==> flow/design.v <==
`timescale 1ns / 1ps
module Multiplier_25 (
    input  wire               clk,
    input  wire signed [24:0] a,
    input  wire signed [24:0] b,
    output wire signed [49:0] p
);
reg signed [24:0] a_r, b_r;
reg signed [49:0] p_1, p_2, p_3;
always @(posedge clk) begin
    a_r <= a;
    b_r <= b;
    p_1 <= a_r * b_r;
    p_2 <= p_1;
    p_3 <= p_2;
end
assign p = p_3;
endmodule
`timescale 1ns / 1ps
module Power_Spec_Cal(
           input wire clk,
           input wire rst,
           input wire dv,
           input wire [9:0] xk_index,
           input wire [24:0] fft_data_out_re,
           input wire [24:0] fft_data_out_im,
           output reg [49:0] Power_Spec,		 
           output reg data_valid,				 
           output reg dv_FFT					 
       );
reg signed [24:0] fftout_re_d;
reg signed [24:0] fftout_im_d;
wire signed [49:0] re_square;
wire signed [49:0] im_square;
reg [0:2] dv_reg;
always @(posedge clk or posedge rst)
begin : PipelineRegister_process
    if (rst == 1'b1) begin
        fftout_re_d <= 25'sb0;
        fftout_im_d <= 25'sb0;
    end
    else begin
        fftout_re_d <= fft_data_out_re;
        fftout_im_d <= fft_data_out_im;
    end
end
Multiplier_25 Multiplier_RE (
                  .clk(clk),  
                  .a(fftout_re_d),  
                  .b(fftout_re_d),  
                  .p(re_square)  
              );
Multiplier_25 Multiplier_IM (
                  .clk(clk),  
                  .a(fftout_im_d),  
                  .b(fftout_im_d),  
                  .p(im_square)  
              );
always @(posedge clk or posedge rst)
begin
    if(rst == 1)
        Power_Spec <= 0;
    else
        Power_Spec <= re_square + im_square;
end
always @(posedge clk or posedge rst)
begin
    if(rst == 1)
        data_valid <= 0;
    else
        data_valid <= dv_reg[1];
end
always @(posedge clk or posedge rst)
begin
    if(rst == 1)
    begin
        dv_reg[0] <= 0;
        dv_reg[1] <= 0;
        dv_reg[2] <= 0;
    end
    else
    begin
        dv_reg[0] <= (dv & xk_index[9]);	 
        dv_reg[1] <= dv_reg[0];
        dv_reg[2] <= dv_reg[1];
    end
end
always @(posedge clk or posedge rst)
begin
    if(rst == 1)
    begin
        dv_FFT <= 0;
    end
    else
    begin
        dv_FFT <= dv;
    end
end
endmodule
Hand-over note for Power_Spec_Cal

## Step by step through the tools: Power_Spec_Cal

Each step is given for the RTL above and for the edited RTL.
Lines under "original" count in the file above, lines under "edited" in the edited file.
"difference" is "edited" less "original", of the values as shown; "relative change" is that difference over "original", in percent.
Cell names lack the library's common part.
Not given: -

- Design top: Power_Spec_Cal
- Clock port: clk
- Standard-cell library: sky130hd
- Library corner: tt_025C_1v80

## Edit of the RTL

The edit as a unified diff against the file above.
A script made this edit. It changes what the design does and was not meant as an optimisation.

```diff
@@ -34,11 +34,7 @@
 wire signed [49:0] im_square;
 reg [0:2] dv_reg;
-always @(posedge clk or posedge rst)
+always @(posedge clk)
 begin : PipelineRegister_process
-    if (rst == 1'b1) begin
-        fftout_re_d <= 25'sb0;
-        fftout_im_d <= 25'sb0;
-    end
-    else begin
+    begin
         fftout_re_d <= fft_data_out_re;
         fftout_im_d <= fft_data_out_im;
```

## Word level

Counts by Yosys on the flattened word-level netlist (proc, flatten, opt, wreduce; memories kept). Register bits leave out memories and registers merged into their read ports (data or address); mux counts leave out enables and synchronous resets folded into registers. Print and check cells are left out. Cells with the same type and inputs are merged into one.

Word-level totals:

| element | original | edited | difference | relative change (%) |
|---|---|---|---|---|
| output and inout port bits | 52 | 52 | 0 | 0.00 |
| input bits | 63 | 63 | 0 | 0.00 |
| flip-flop bits (word level) | 455 | 455 | 0 | 0.00 |

Operators by class:

| element | original | edited | difference | relative change (%) |
|---|---|---|---|---|
| add/sub/neg operators | 1 | 1 | 0 | 0.00 |
| multiply operators | 2 | 2 | 0 | 0.00 |
| bitwise operators | 1 | 1 | 0 | 0.00 |

Operators with widths:

| operator | original | edited | difference | relative change (%) |
|---|---|---|---|---|
| 25-bit by 25-bit multiplier with 50-bit output | 2 | 2 | 0 | 0.00 |
| 50-bit adder | 1 | 1 | 0 | 0.00 |
| 1-bit AND | 1 | 1 | 0 | 0.00 |

## Longest topological paths

Depth = most cells in a row (Yosys ltp): at word level without a register or memory, in the mapped netlist without a sequential cell, where the memories' decode and read muxes count.

Logic depth:

| element | original | edited | difference | relative change (%) |
|---|---|---|---|---|
| depth after elaboration | 1 | 1 | 0 | 0.00 |
| ABC_AREA | 0 | 0 | - | - |
| gate-level depth with buffers | 28 | 28 | 0 | 0.00 |

## Synthesis result

Source: synth_stat.txt of the flow (Yosys; design flattened, memories mapped). It holds for the ABC_AREA given above (unset counts as 0); a run with the other value may have another netlist.

Mapped netlist:

| element | original | edited | difference | relative change (%) |
|---|---|---|---|---|
| cell count | 5,013 | 5,013 | 0 | 0.00 |
| buffers | 124 | 124 | 0 | 0.00 |
| mapped flip-flops | 448 | 448 | 0 | 0.00 |
| mapped area (mm²) | 0.0524878 | 0.0522376 | -0.0002502 | -0.48 |

Cells by type:

| cell type | original | edited | difference | relative change (%) |
|---|---|---|---|---|
| dfxtp_1 | 344 | 394 | +50 | +14.53 |
| dfrtp_1 | 104 | 54 | -50 | -48.08 |
| inv_1 | 1,404 | 1,404 | 0 | 0.00 |
| fa_1 | 1,213 | 1,213 | 0 | 0.00 |
| nand2_1 | 401 | 401 | 0 | 0.00 |
| ha_1 | 353 | 353 | 0 | 0.00 |
| and2_1 | 237 | 237 | 0 | 0.00 |
| nor2_1 | 128 | 128 | 0 | 0.00 |
| clkbuf_1 | 123 | 123 | 0 | 0.00 |
| xnor2_1 | 115 | 115 | 0 | 0.00 |
| a21oi_1 | 104 | 104 | 0 | 0.00 |
| a21o_1 | 88 | 88 | 0 | 0.00 |
| xor2_1 | 54 | 54 | 0 | 0.00 |
| nor2b_1 | 46 | 46 | 0 | 0.00 |
| o21ai_0 | 39 | 39 | 0 | 0.00 |
| o21ai_1 | 26 | 26 | 0 | 0.00 |
| nand3_1 | 25 | 25 | 0 | 0.00 |
| nand2b_1 | 23 | 23 | 0 | 0.00 |

Not every row of either side is listed.
By module: a second synthesis without flattening, with its own total; a netlist apart from the flattened one above.

Unflattened totals:

| element | original | edited | difference | relative change (%) |
|---|---|---|---|---|
| cells (unflattened synthesis) | 5,889 | 5,962 | +73 | +1.24 |
| area (unflattened synthesis) (mm²) | 0.0593044 | 0.0593982 | +0.0000938 | +0.16 |

Each row is one instance without its submodules.

By module, original:

| module | sequential area (mm²) | cells | instances | area (mm²) |
|---|---|---|---|---|
| Multiplier_25 | 0.0040038 | 2,714 | 2 | 0.0270509 |
| Power_Spec_Cal | 0.0026025 | 461 | 1 | 0.0052025 |

By module, edited:

| module | sequential area (mm²) | cells | instances | area (mm²) |
|---|---|---|---|---|
| Multiplier_25 | 0.0040038 | 2,714 | 2 | 0.0270509 |
| Power_Spec_Cal | 0.0023523 | 534 | 1 | 0.0052963 |

## Timing after synthesis

OpenSTA on the mapped netlist: ideal clock, no wires. The path of least setup slack (recovery checks aside). Input and output delay are each 20% of the period. Register names are those of the netlist, which keeps one name where synthesis merged equal registers.

Timing post-synthesis:

| element | original | edited | difference | relative change (%) |
|---|---|---|---|---|
| path kind | register to register | register to register | - | - |
| start point | register Multiplier_IM.a_r[24] | register Multiplier_IM.a_r[24] | - | - |
| end point | register Multiplier_IM.p_1[47] | register Multiplier_IM.p_1[47] | - | - |
| driving pins on the path | 26 | 26 | 0 | 0.00 |
| period (ns) | 8.0 | 8.0 | 0.0 | 0.00 |
| path delay (ns) | 7.077 | 7.077 | 0.000 | 0.00 |
| arrival time (ns) | 6.941 | 6.941 | 0.000 | 0.00 |
| setup slack (ns) | 0.923 | 0.923 | 0.000 | - |
| synthesis period reached (ns) | 7.077 | 7.077 | 0.000 | 0.00 |

"path delay" is the arrival time less input delay plus setup time.
"driving pins on the path" counts driving pins, that of a launching flip-flop among them; a cell with two outputs on the path counts twice.
"synthesis period reached" is the clock period less the worst setup slack; recovery checks do not enter. This is arithmetic on one report: input and output delays are still those of the set period (20% each).
The rows between start and end are the longest chain of elaborated cells between them; the timing report does not say that the signal goes this way. Where chains are equally long, one stands for them.
Each line given opens the expression or statement behind the cell; cells for indexed reads and writes are added by Yosys, which also makes memories of some case tables.

On the way, post-synthesis, original:
- Cell sequence: dfxtp_1 clkbuf_1 clkbuf_1 nand2_1 inv_1 fa_1 fa_1 inv_1 fa_1 inv_1 fa_1 fa_1 fa_1 fa_1 ha_1 clkbuf_1 a21o_1 a21o_1 a21oi_1 nor2b_1 o21a_1 o21ai_1 nand2b_1 a21oi_1 o41ai_1 xor2_1
- Length of the longest elaborated chain: 1
- Elaborated cells on any way between the ends: 1
- RTL lines with such cells: 1
- Classes of those cells: mul (1)

RTL lines, path post-synthesis, original:

| element | line | text |
|---|---|---|
| from (decl) | 8 | `reg signed [24:0] a_r, b_r;` |
| from (assign) | 11 | `a_r <= a;` |
| 25-bit by 25-bit multiplier with 50-bit output | 13 | `p_1 <= a_r * b_r;` |
| to (assign) | 13 |  |
| to (decl) | 9 | `reg signed [49:0] p_1, p_2, p_3;` |

On the way, post-synthesis, edited:
- Cell sequence: dfxtp_1 clkbuf_1 clkbuf_1 nand2_1 inv_1 fa_1 fa_1 inv_1 fa_1 inv_1 fa_1 fa_1 fa_1 fa_1 ha_1 clkbuf_1 a21o_1 a21o_1 a21oi_1 nor2b_1 o21a_1 o21ai_1 nand2b_1 a21oi_1 o41ai_1 xor2_1
- Length of the longest elaborated chain: 1
- Elaborated cells on any way between the ends: 1
- RTL lines with such cells: 1
- Classes of those cells: mul (1)

RTL lines, path post-synthesis, edited:

| element | line | text |
|---|---|---|
| from (decl) | 8 | `reg signed [24:0] a_r, b_r;` |
| from (assign) | 11 | `a_r <= a;` |
| 25-bit by 25-bit multiplier with 50-bit output | 13 | `p_1 <= a_r * b_r;` |
| to (assign) | 13 |  |
| to (decl) | 9 | `reg signed [49:0] p_1, p_2, p_3;` |

## Path in the finished layout

From the final timing report of the runs of pair 1: the path of least setup slack in the routed layout; clock arrival at registers is part of the times.

Timing after layout:

| element | original | edited | difference | relative change (%) |
|---|---|---|---|---|
| path kind | register to register | register to register | - | - |
| start point | register Multiplier_RE.a_r[3] | register Multiplier_IM.a_r[3] | - | - |
| end point | register Multiplier_RE.p_1[46] | register Multiplier_IM.p_1[48] | - | - |
| setup slack (ns) | 0.43 | 0.39 | -0.04 | - |
| arrival time (ns) | 8.13 | 8.16 | +0.03 | +0.37 |
| period (ns) | 8.0 | 8.0 | 0.0 | 0.00 |
| driving pins on the path | 25 | 27 | +2 | +8.00 |

The rows between start and end are the longest chain of elaborated cells between them; the timing report does not say that the signal goes this way. Where chains are equally long, one stands for them.

On the way, after layout, original:
- Cell sequence: dfxtp_1 buf_4 and2_1 fa_1 fa_1 inv_1 fa_1 inv_1 fa_1 fa_1 fa_1 inv_1 fa_1 inv_1 ha_1 a21oi_1 nor2b_1 o21ai_0 nand2_1 a21o_1 a21o_1 a21oi_1 o21ai_1 a21oi_1 xnor2_1
- Length of the longest elaborated chain: 1
- Elaborated cells on any way between the ends: 1
- RTL lines with such cells: 1
- Classes of those cells: mul (1)

RTL lines, path after layout, original:

| element | line | text |
|---|---|---|
| from (decl) | 8 | `reg signed [24:0] a_r, b_r;` |
| from (assign) | 11 | `a_r <= a;` |
| 25-bit by 25-bit multiplier with 50-bit output | 13 | `p_1 <= a_r * b_r;` |
| to (assign) | 13 |  |
| to (decl) | 9 | `reg signed [49:0] p_1, p_2, p_3;` |

On the way, after layout, edited:
- Cell sequence: dfxtp_1 buf_4 nand2_1 fa_1 inv_1 fa_1 inv_1 fa_1 fa_1 inv_1 fa_1 fa_1 inv_1 fa_1 inv_1 ha_1 a21o_1 a21o_1 a211o_1 a21o_1 a31oi_1 buf_4 nor2_1 a31oi_1 buf_4 mux2_1 nor3_1
- Length of the longest elaborated chain: 1
- Elaborated cells on any way between the ends: 1
- RTL lines with such cells: 1
- Classes of those cells: mul (1)

RTL lines, path after layout, edited:

| element | line | text |
|---|---|---|
| from (decl) | 8 | `reg signed [24:0] a_r, b_r;` |
| from (assign) | 11 | `a_r <= a;` |
| 25-bit by 25-bit multiplier with 50-bit output | 13 | `p_1 <= a_r * b_r;` |
| to (assign) | 13 |  |
| to (decl) | 9 | `reg signed [49:0] p_1, p_2, p_3;` |

## Flow runs

Both versions went through the flow (Yosys, OpenROAD) with the same settings in each pair. Constraints: input delay and output delay 20% of the set period each, output load 0.01 pF.

Settings, pair 1:
- CORE_UTILIZATION: 40
- PLACE_DENSITY: 0.6
- period_ns: 8.0
- CAP_MARGIN: 20
- CORE_MARGIN: 2
- SLEW_MARGIN: 20

Measured results, pair 1:

| element | original | edited | difference | relative change (%) |
|---|---|---|---|---|
| utilization of the finished layout (%) | 44.8 | 44.7 | -0.1 | - |
| area of the die (mm²) | 0.134132 | 0.133499 | -0.000633 | -0.47 |
| post-route setup TNS (ns) | 0.000 | 0.000 | 0.000 | - |
| worst setup slack after layout (ns) | 0.434 | 0.390 | -0.044 | - |
| smallest hold slack (ns) | 0.310 | 0.310 | 0.000 | - |
| netlist area reported by Yosys (mm²) | 0.0524878 | 0.0522376 | -0.0002502 | -0.48 |

Settings, pair 2:
- ABC_AREA: 0
- CAP_MARGIN: 10
- CELL_PAD_IN_SITES_GLOBAL_PLACEMENT: 1
- CORE_ASPECT_RATIO: 0.72
- CORE_MARGIN: 6
- CORE_UTILIZATION: 48
- CTS_CLUSTER_DIAMETER: 359
- CTS_CLUSTER_SIZE: 27
- MAX_ROUTING_LAYER: met5
- PLACE_DENSITY: 0.42
- SETUP_SLACK_MARGIN: 3.29
- SLEW_MARGIN: 35
- TNS_END_PERCENT: 30
- period_ns: 11.9

Measured results, pair 2:

| element | original | edited | difference | relative change (%) |
|---|---|---|---|---|
| utilization of the finished layout (%) | 51.8 | 51.6 | -0.2 | - |
| area of the die (mm²) | 0.117536 | 0.116996 | -0.000540 | -0.46 |
| post-route setup TNS (ns) | 0.000 | 0.000 | 0.000 | - |
| worst setup slack after layout (ns) | 3.616 | 3.739 | +0.123 | - |
| smallest hold slack (ns) | 0.307 | 0.304 | -0.003 | - |
| netlist area reported by Yosys (mm²) | 0.0524878 | 0.0522376 | -0.0002502 | -0.48 |

End of note.
